==> flow/design.v <==
module bit_fifo #(parameter DEPTH = 768) (
	input clk,
	input reset,
	input din,
	input wr_en,
	input rd_en,
	output reg q,
	output empty,
	output full
);
	localparam AW = $clog2(DEPTH);
	localparam CW = $clog2(DEPTH+1);
	reg mem [0:DEPTH-1];
	reg [AW-1:0] wr_ptr;
	reg [AW-1:0] rd_ptr;
	reg [CW-1:0] count;
	wire do_wr = wr_en & ~full;
	wire do_rd = rd_en & ~empty;
	assign empty = (count == 0);
	assign full = (count == DEPTH);
	always @(posedge clk) begin
		if (do_wr)
			mem[wr_ptr] <= din;
	end
	always @(posedge clk) begin
		if (reset) begin
			wr_ptr <= 0;
			rd_ptr <= 0;
			count <= 0;
			q <= 0;
		end else begin
			if (do_wr)
				wr_ptr <= (wr_ptr == DEPTH-1) ? {AW{1'b0}} : wr_ptr + 1'b1;
			if (do_rd) begin
				q <= mem[rd_ptr];
				rd_ptr <= (rd_ptr == DEPTH-1) ? {AW{1'b0}} : rd_ptr + 1'b1;
			end
			if (do_wr & ~do_rd)
				count <= count + 1'b1;
			else if (do_rd & ~do_wr)
				count <= count - 1'b1;
		end
	end
endmodule
module ledDriver(input clk, input reset, output reg led, input data, input lastBit, input start, output finish, output reg read);
	reg running;
	reg resCounting;
	reg[4:0] count;
	always @(posedge clk) begin
		if (reset || ~running) begin
			count<=0;
		end else begin
			if (count!=24) begin
				count <= count + 1;
			end else begin
			 count <=0;
			end
		end
	end
  reg firstbit;
	always @(posedge clk) begin
	  if (reset) begin
	    running <= 0;
	    firstbit <= 1;	   
		read <= 0;
		resCounting <= 0;
	  end else begin
	    if (~running & start) begin
	      running <= 1;
	      firstbit <= 1;
	    end else if (running) begin
	      firstbit<=0;
	      if (lastBit && count==24) begin
	        running <= 0;
	        resCounting <= 1;	 
			read <= 0;
	      end else if (count==0 && ~firstbit) begin
			read <= 1;
	      end else read <= 0;
	    end else if (resCounting && finish) begin
	      resCounting <= 0;
	    end
	  end
	end
	always @(posedge clk) begin
		if (reset || ~running) begin
			led <= 0;
		end else begin
			if (count==0) begin
				led <= 1;
			end else if ( (count==8 && ~data) || (count==16 && data)) begin
				led<=0;
			end
		end
	end
	reg [10:0] resCounter;
	always @(posedge clk) begin
	  if (reset || ~resCounting) begin
	    resCounter<=0;
	  end else begin
	    resCounter <= resCounter+1;
	  end
	end
	assign finish = resCounter==11'h7FF;
endmodule
module ws2812_top(input clk, input reset, input spi_valid, input spi_data, output led);
	parameter NUM_LEDS = 32;
	localparam NUM_BITS = NUM_LEDS*24;
	reg switch;
	wire q1,q2;
	reg[12:0] writeCount;
	wire read;	
	wire write ;		   	   
	wire empty1, empty2;
	reg justSwitched;
	bit_fifo #(.DEPTH(NUM_BITS)) fifo1(
		.clk(clk),
		.reset(reset),
		.din(spi_data),
		.wr_en(spi_valid & ~switch & write),
		.rd_en(read & switch),
		.q(q1),
		.empty(empty1),
		.full()
	);	   
	bit_fifo #(.DEPTH(NUM_BITS)) fifo2(
		.clk(clk),
		.reset(reset),
		.din(spi_data),
		.wr_en(spi_valid & switch & write),
		.rd_en(read & ~switch),
		.q(q2),
		.empty(empty2),
		.full()
	);		  
	wire readData;
	assign readData = switch ? q1 : q2;
	wire empty;
	assign empty = switch ? empty1 : empty2;
	wire ledFinished;  
	wire readDriver;
	assign read = readDriver | justSwitched;
	ledDriver ledDriver_inst(
		.clk(clk),
		.reset(reset),
		.led(led),
		.data(readData),   
		.lastBit(empty),
		.start(justSwitched),
		.finish(ledFinished),
		.read(readDriver)				  
	);
	reg ledRealFinished;
	reg firstRun;
	always @(posedge clk) begin
		if (reset) begin
			firstRun <= 1;		 
			ledRealFinished <= 1;
		end else begin
			if (justSwitched) begin
				firstRun <= 0;				
			end
			if (ledFinished)
				ledRealFinished <= 1;
			else if (justSwitched)
				ledRealFinished <= 0;
		end
	end
	reg spiFinished;
	reg seenSwitch;
	assign write = ~spiFinished | (seenSwitch!=switch);	
	wire spiRealFinished;
	assign spiRealFinished = spiFinished & (seenSwitch==switch);
	always @(posedge clk) begin
		if (reset) begin 
			writeCount <= 0;
			spiFinished <= 0;
			seenSwitch <= 0;
		end else if (spi_valid) begin
			if (writeCount==NUM_BITS-1) begin   
				if (seenSwitch!=switch) begin
					writeCount <= 1;  
					spiFinished <= 0;
				end else begin
					spiFinished <= 1;
				end
			end else begin
				writeCount <= writeCount + 1;
				spiFinished <= 0;		 
				seenSwitch <= switch;
			end
		end
	end			 
	always @(posedge clk) begin
		if (reset) begin
			switch <= 0;			  
			justSwitched <= 0;
		end else begin	
			if ((firstRun | ledRealFinished) & spiRealFinished) begin
				switch <= ~switch;
				justSwitched <= 1;
			end else
				justSwitched <= 0;
		end
	end	
endmodule
From RTL to reports: ws2812_top

Tool output for the design above, in the order of the flow.
Lines are those of the file above, counted from 1.
Cell names lack the library's common part.
Not given: -

Top module: ws2812_top
Clock input: clk
Standard-cell library: sky130hd
Corner: tt_025C_1v80

After elaboration

Source: Yosys, flattened and elaborated, memories not mapped. Widths are those after wreduce. Registers that Yosys merges into a memory's read port (data or address) are not register bits. Print and check cells do not count. Equal cells are merged and count once.
Yosys's memory passes give these memory sizes; they may raise the number of words (mostly to a power of two), join words into wider ones and drop unused or constant bits.

Flip-flop bits (word level): 100
Latch bits: 0
Memory bits (writable): 1536
Bits in read-only memories: 0
Clocked read ports x word width: 2
Memories kept: 2
Input port bits: 4
Output and inout port bits: 1
Word-level cells: 139

Memories:

| name      | depth | width | rd ports | wr ports | RTL line | source |
| fifo1.mem | 768   | 1     | 1        | 1        | 13       | `reg mem [0:DEPTH-1];` |
| fifo2.mem | 768   | 1     | 1        | 1        | 13       |  |

Add/subtract/negate cells: 11
Multipliers: 0
Div/mod/pow operators: 0
Order comparisons: 0
Equal/unequal tests: 16
Shift operators: 0
Multiplexer cells: 31
Bitwise operators: 37
Reduce/logical cells: 22

Operator list:

| operator                                                                 | number |
| 10-bit two-way mux                                                       | 10 |
| 10-bit by 1-bit adder with 10-bit output (second input constant)         | 6 |
| 10-bit == test (second input constant)                                   | 6 |
| 13-bit two-way mux                                                       | 2 |
| 10-bit by 1-bit subtractor with 10-bit output (second input constant)    | 2 |
| 10-bit zero test                                                         | 2 |
| 1-bit two-way mux                                                        | 19 |
| 1-bit bitwise AND                                                        | 17 |
| 1-bit inverter                                                           | 17 |
| 13-bit by 1-bit adder with 13-bit output (second input constant)         | 1 |
| 13-bit by 10-bit == test with 1-bit output (second input constant)       | 1 |
| 11-bit by 1-bit adder with 11-bit output (second input constant)         | 1 |
| 11-bit == test (second input constant)                                   | 1 |
| 5-bit == test (second input constant)                                    | 2 |
| 2-bit nonzero test                                                       | 4 |
| 2-bit AND reduction                                                      | 3 |
| 2-bit OR reduction                                                       | 3 |
| 1-bit logical AND                                                        | 5 |
| 5-bit by 1-bit adder with 5-bit output (second input constant)           | 1 |
| 5-bit by 4-bit == test with 1-bit output (second input constant)         | 1 |
| 5-bit inequality test (second input constant)                            | 1 |
| 5-bit zero test                                                          | 1 |
| 1-bit OR                                                                 | 3 |
| 1-bit logical OR                                                         | 3 |
| 3-bit AND reduction                                                      | 1 |
| 2-bit by 1-bit inequality test with 1-bit output (second input constant) | 1 |
| 2-bit inequality test (second input constant)                            | 1 |
| 1-bit == test                                                            | 1 |
| 1-bit inequality test                                                    | 1 |

Logic depth

Longest topological path by Yosys (ltp), each cell counted once; first at word level (registers and memories cut), then after technology mapping (sequential cells cut; the memories' decode and read muxes count).

Depth in word-level cells: 8
ABC_AREA: 1
Gate-level depth with buffers: 23
Gate-level depth less buffers: 22

After synthesis

Yosys stat after the flow's synthesis: flattened, memories mapped to cells. It holds for the ABC_AREA given above (unset counts as 0); a run with the other value may have another netlist.

Standard cells after synthesis: 7932
Mapped area: 75200.9 µm²
Area of sequential cells: 48166.2 µm²
Flip-flop cells: 1638
Buffer cells: 614

Cells by type:

| cell type | number | total area (µm²) |
| edfxtp_1  | 1536   | 4.61E+04 |
| nor2_1    | 2298   | 8.63E+03 |
| nand2_1   | 1481   | 5.56E+03 |
| nand3_1   | 703    | 3.52E+03 |
| o21ai_0   | 467    | 2.34E+03 |
| dfxtp_1   | 102    | 2.04E+03 |
| clkbuf_1  | 330    | 1.24E+03 |
| inv_1     | 307    | 1.15E+03 |
| buf_2     | 200    | 1000.96 |
| o211ai_1  | 81     | 608.083 |
| a21oi_1   | 114    | 570.547 |
| ha_1      | 32     | 400.384 |
| buf_4     | 39     | 292.781 |
| nor3_1    | 40     | 200.192 |
| xor2_1    | 17     | 148.893 |
| buf_6     | 13     | 146.39 |
| buf_1     | 29     | 108.854 |
| nand4_1   | 14     | 87.584 |

Not listed: further types 40, cells in them 129.

Path before layout

Source: OpenSTA report_checks on the synthesized netlist (no wires, ideal clock, input and output delay 20% of the period each), path of least setup slack; recovery checks are left aside. Register names are those of the netlist, which keeps one name where synthesis merged equal registers.

Path kind: input port to flip-flop
From: input spi_valid
To: register fifo2.count[7]
Period: 48900 ps
External input delay: 9780 ps
Library setup time: 115 ps
Time at the first pin: 9780 ps
Data arrival time: 11985 ps
Required time: 48785 ps
Setup slack: 36800 ps
Delay of the path: 2320 ps
Stages on the path: 16
Path buffers: 1
Synthesis period reached: 12100 ps

"delay of the path" = arrival - input delay + setup time.
"stages on the path" counts driving pins, that of a launching flip-flop among them; a cell with two outputs on the path counts twice.
"synthesis period reached" is the clock period less the worst setup slack; recovery checks do not enter. This is arithmetic on one report: input and output delays are still those of the set period (20% each).
Between the ends stands the longest chain of elaborated cells between them, by number of cells; it is not shown to be the way that was timed. Of several equally long chains one is given.
Each line given opens the expression or statement behind the cell; cells for indexed reads and writes are added by Yosys, which also makes memories of some case tables.
A register here has more assigning lines than the two given.

Cells stage by stage: nand3_1 -> inv_1 -> nand2_1 -> buf_6 -> inv_2 -> ha_1 -> inv_1 -> ha_1 -> a21o_1 -> a31oi_1 -> o21ai_0 -> a21oi_1 -> o21ai_0 -> xor2_1 -> o21ai_0 -> inv_1
Length of the longest elaborated chain: 7
Elaborated cells on any way between the ends: 9
RTL lines with such cells: 4
Classes of those cells: mux: 2; logic: 6; reduce/logical: 1

Ends and longest elaborated chain, post-synthesis:

| item                 | RTL line | source |
| start: declaration   | 106      | `module ws2812_top(input clk, input reset, input spi_valid, input spi_data, output led);` |
| 1-bit bitwise AND x2 | 130      | `.wr_en(spi_valid & switch & write),` |
| 1-bit bitwise AND    | 17       | `wire do_wr = wr_en & ~full;` |
| 1-bit inverter       | 40       | `else if (do_rd & ~do_wr)` |
| 1-bit bitwise AND    | 40       |  |
| 10-bit two-way mux   | 40       |  |
| 10-bit two-way mux   | 38       | `if (do_wr & ~do_rd)` |
| end: assignment      | 39       | `count <= count + 1'b1;` |
| end: assignment      | 41       | `count <= count - 1'b1;` |
| end: declaration     | 16       | `reg [CW-1:0] count;` |

Some nets on the timed path still bear RTL names; the line given drives or declares the net.

Named nets, post-synthesis:

| net         | RTL line |
| fifo2.do_wr | 17 |

Worst path after layout

Path of least setup slack in the final report of record 1 (OpenROAD, finished layout, wires in). Where an end is a register, its clock arrival counts in the times.
The report prints the path's times to 10 ps; the period is as set.

Path kind: input port to flip-flop
From: input spi_valid
To: register fifo2.count[7]
Period: 9570 ps
External input delay: 1910 ps
Library setup time: 110 ps
Time at the first pin: 1910 ps
Data arrival time: 5480 ps
Required time: 10280 ps
Setup slack: 4800 ps
Stages on the path: 16
Path buffers: 1

Between the ends stands the longest chain of elaborated cells between them, by number of cells; it is not shown to be the way that was timed. Of several equally long chains one is given.
A register here has more assigning lines than the two given.

Cells stage by stage: clkdlybuf4s50_1 -> nand3_1 -> inv_1 -> nand2_1 -> inv_2 -> ha_1 -> inv_1 -> ha_1 -> a21o_1 -> a31oi_1 -> o21ai_0 -> a21oi_1 -> o21ai_0 -> xor2_1 -> o21ai_0 -> inv_1
Length of the longest elaborated chain: 7
Elaborated cells on any way between the ends: 9
RTL lines with such cells: 4
Classes of those cells: mux: 2; logic: 6; reduce/logical: 1

Ends and longest elaborated chain, post-layout:

| item                 | RTL line | source |
| start: declaration   | 106      | `module ws2812_top(input clk, input reset, input spi_valid, input spi_data, output led);` |
| 1-bit bitwise AND x2 | 130      | `.wr_en(spi_valid & switch & write),` |
| 1-bit bitwise AND    | 17       | `wire do_wr = wr_en & ~full;` |
| 1-bit inverter       | 40       | `else if (do_rd & ~do_wr)` |
| 1-bit bitwise AND    | 40       |  |
| 10-bit two-way mux   | 40       |  |
| 10-bit two-way mux   | 38       | `if (do_wr & ~do_rd)` |
| end: assignment      | 39       | `count <= count + 1'b1;` |
| end: assignment      | 41       | `count <= count - 1'b1;` |
| end: declaration     | 16       | `reg [CW-1:0] count;` |

Some nets on the timed path still bear RTL names; the line given drives or declares the net.

Named nets, post-layout:

| net         | RTL line |
| fifo2.do_wr | 17 |

Data sheet: physical implementation of ws2812_top

Measured data: module ws2812_top, platform sky130hd, 3 stored runs of the flow under differing settings, order arbitrary. Input and output delays are each 20% of the period that was set; the output load is 0.01 pF.
"clock period achieved" = clock period - worst setup slack. The figure is calculated, with input and output delays left at 20% of the set period.
"time of the worst setup path" = time allowed to the worst setup path (clock period - input delay - output delay, where it has them) - its slack; a late launch clock adds to it, a late capture clock takes from it.
"power consumption" is the tool's figure for a default switching activity; nothing was simulated.
"time of the worst setup path" is known to 10 ps.
Among the settings, . means not set for that run.

| setting or result                            | record 1                | record 2                | record 3                |
| ABC_AREA                                     | 1                       | .                       | .                       |
| CAP_MARGIN                                   | 25                      | 30                      | 20                      |
| CELL_PAD_IN_SITES_DETAIL_PLACEMENT           | 0                       | 0                       | .                       |
| CELL_PAD_IN_SITES_GLOBAL_PLACEMENT           | 2                       | 3                       | 1                       |
| CORE_ASPECT_RATIO                            | 0.7                     | 0.94                    | .                       |
| CORE_UTILIZATION                             | 24                      | 54                      | 54                      |
| CTS_CLUSTER_DIAMETER                         | 290                     | .                       | .                       |
| GPL_TIMING_DRIVEN                            | 1                       | .                       | .                       |
| MAX_ROUTING_LAYER                            | met4                    | met4                    | .                       |
| PLACE_DENSITY                                | 0.6                     | .                       | 0.41                    |
| SETUP_SLACK_MARGIN                           | 1.32                    | 3.36                    | 0.72                    |
| SLEW_MARGIN                                  | 0                       | 20                      | 15                      |
| TNS_END_PERCENT                              | 30                      | .                       | 35                      |
| period_ns                                    | 9.57                    | 23.0                    | 9.42                    |
| CORE_MARGIN                                  | 2                       | 8                       | 2                       |
| GPL_ROUTABILITY_DRIVEN                       | .                       | 1                       | 1                       |
| MIN_ROUTING_LAYER                            | .                       | met1                    | .                       |
| PLACE_DENSITY_LB_ADDON                       | .                       | 0.2                     | .                       |
| utilization in the final report (%)          | 27.3                    | 59.5                    | 59.7                    |
| worst setup slack after layout (ps)          | 4800                    | 14618                   | 3686                    |
| summed negative setup slack (ps)             | 0                       | 0                       | 0                       |
| clock period achieved (ps)                   | 4770                    | 8382                    | 5734                    |
| die outline area (µm²)                       | 317903.0                | 144226.0                | 135251.0                |
| netlist area reported by Yosys (µm²)         | 75200.9                 | 71454.8                 | 71454.8                 |
| standard-cell area of the final layout (µm²) | 84925.2                 | 78291.3                 | 78494.0                 |
| time of the worst setup path (ps)            | 2860                    | 3780                    | 3850                    |
| critical path kind                           | input port to flip-flop | input port to flip-flop | input port to flip-flop |
| smallest hold slack (ps)                     | 444                     | 448                     | 457                     |
| power consumption (uW)                       | 15641                   | 5911                    | 14722                   |
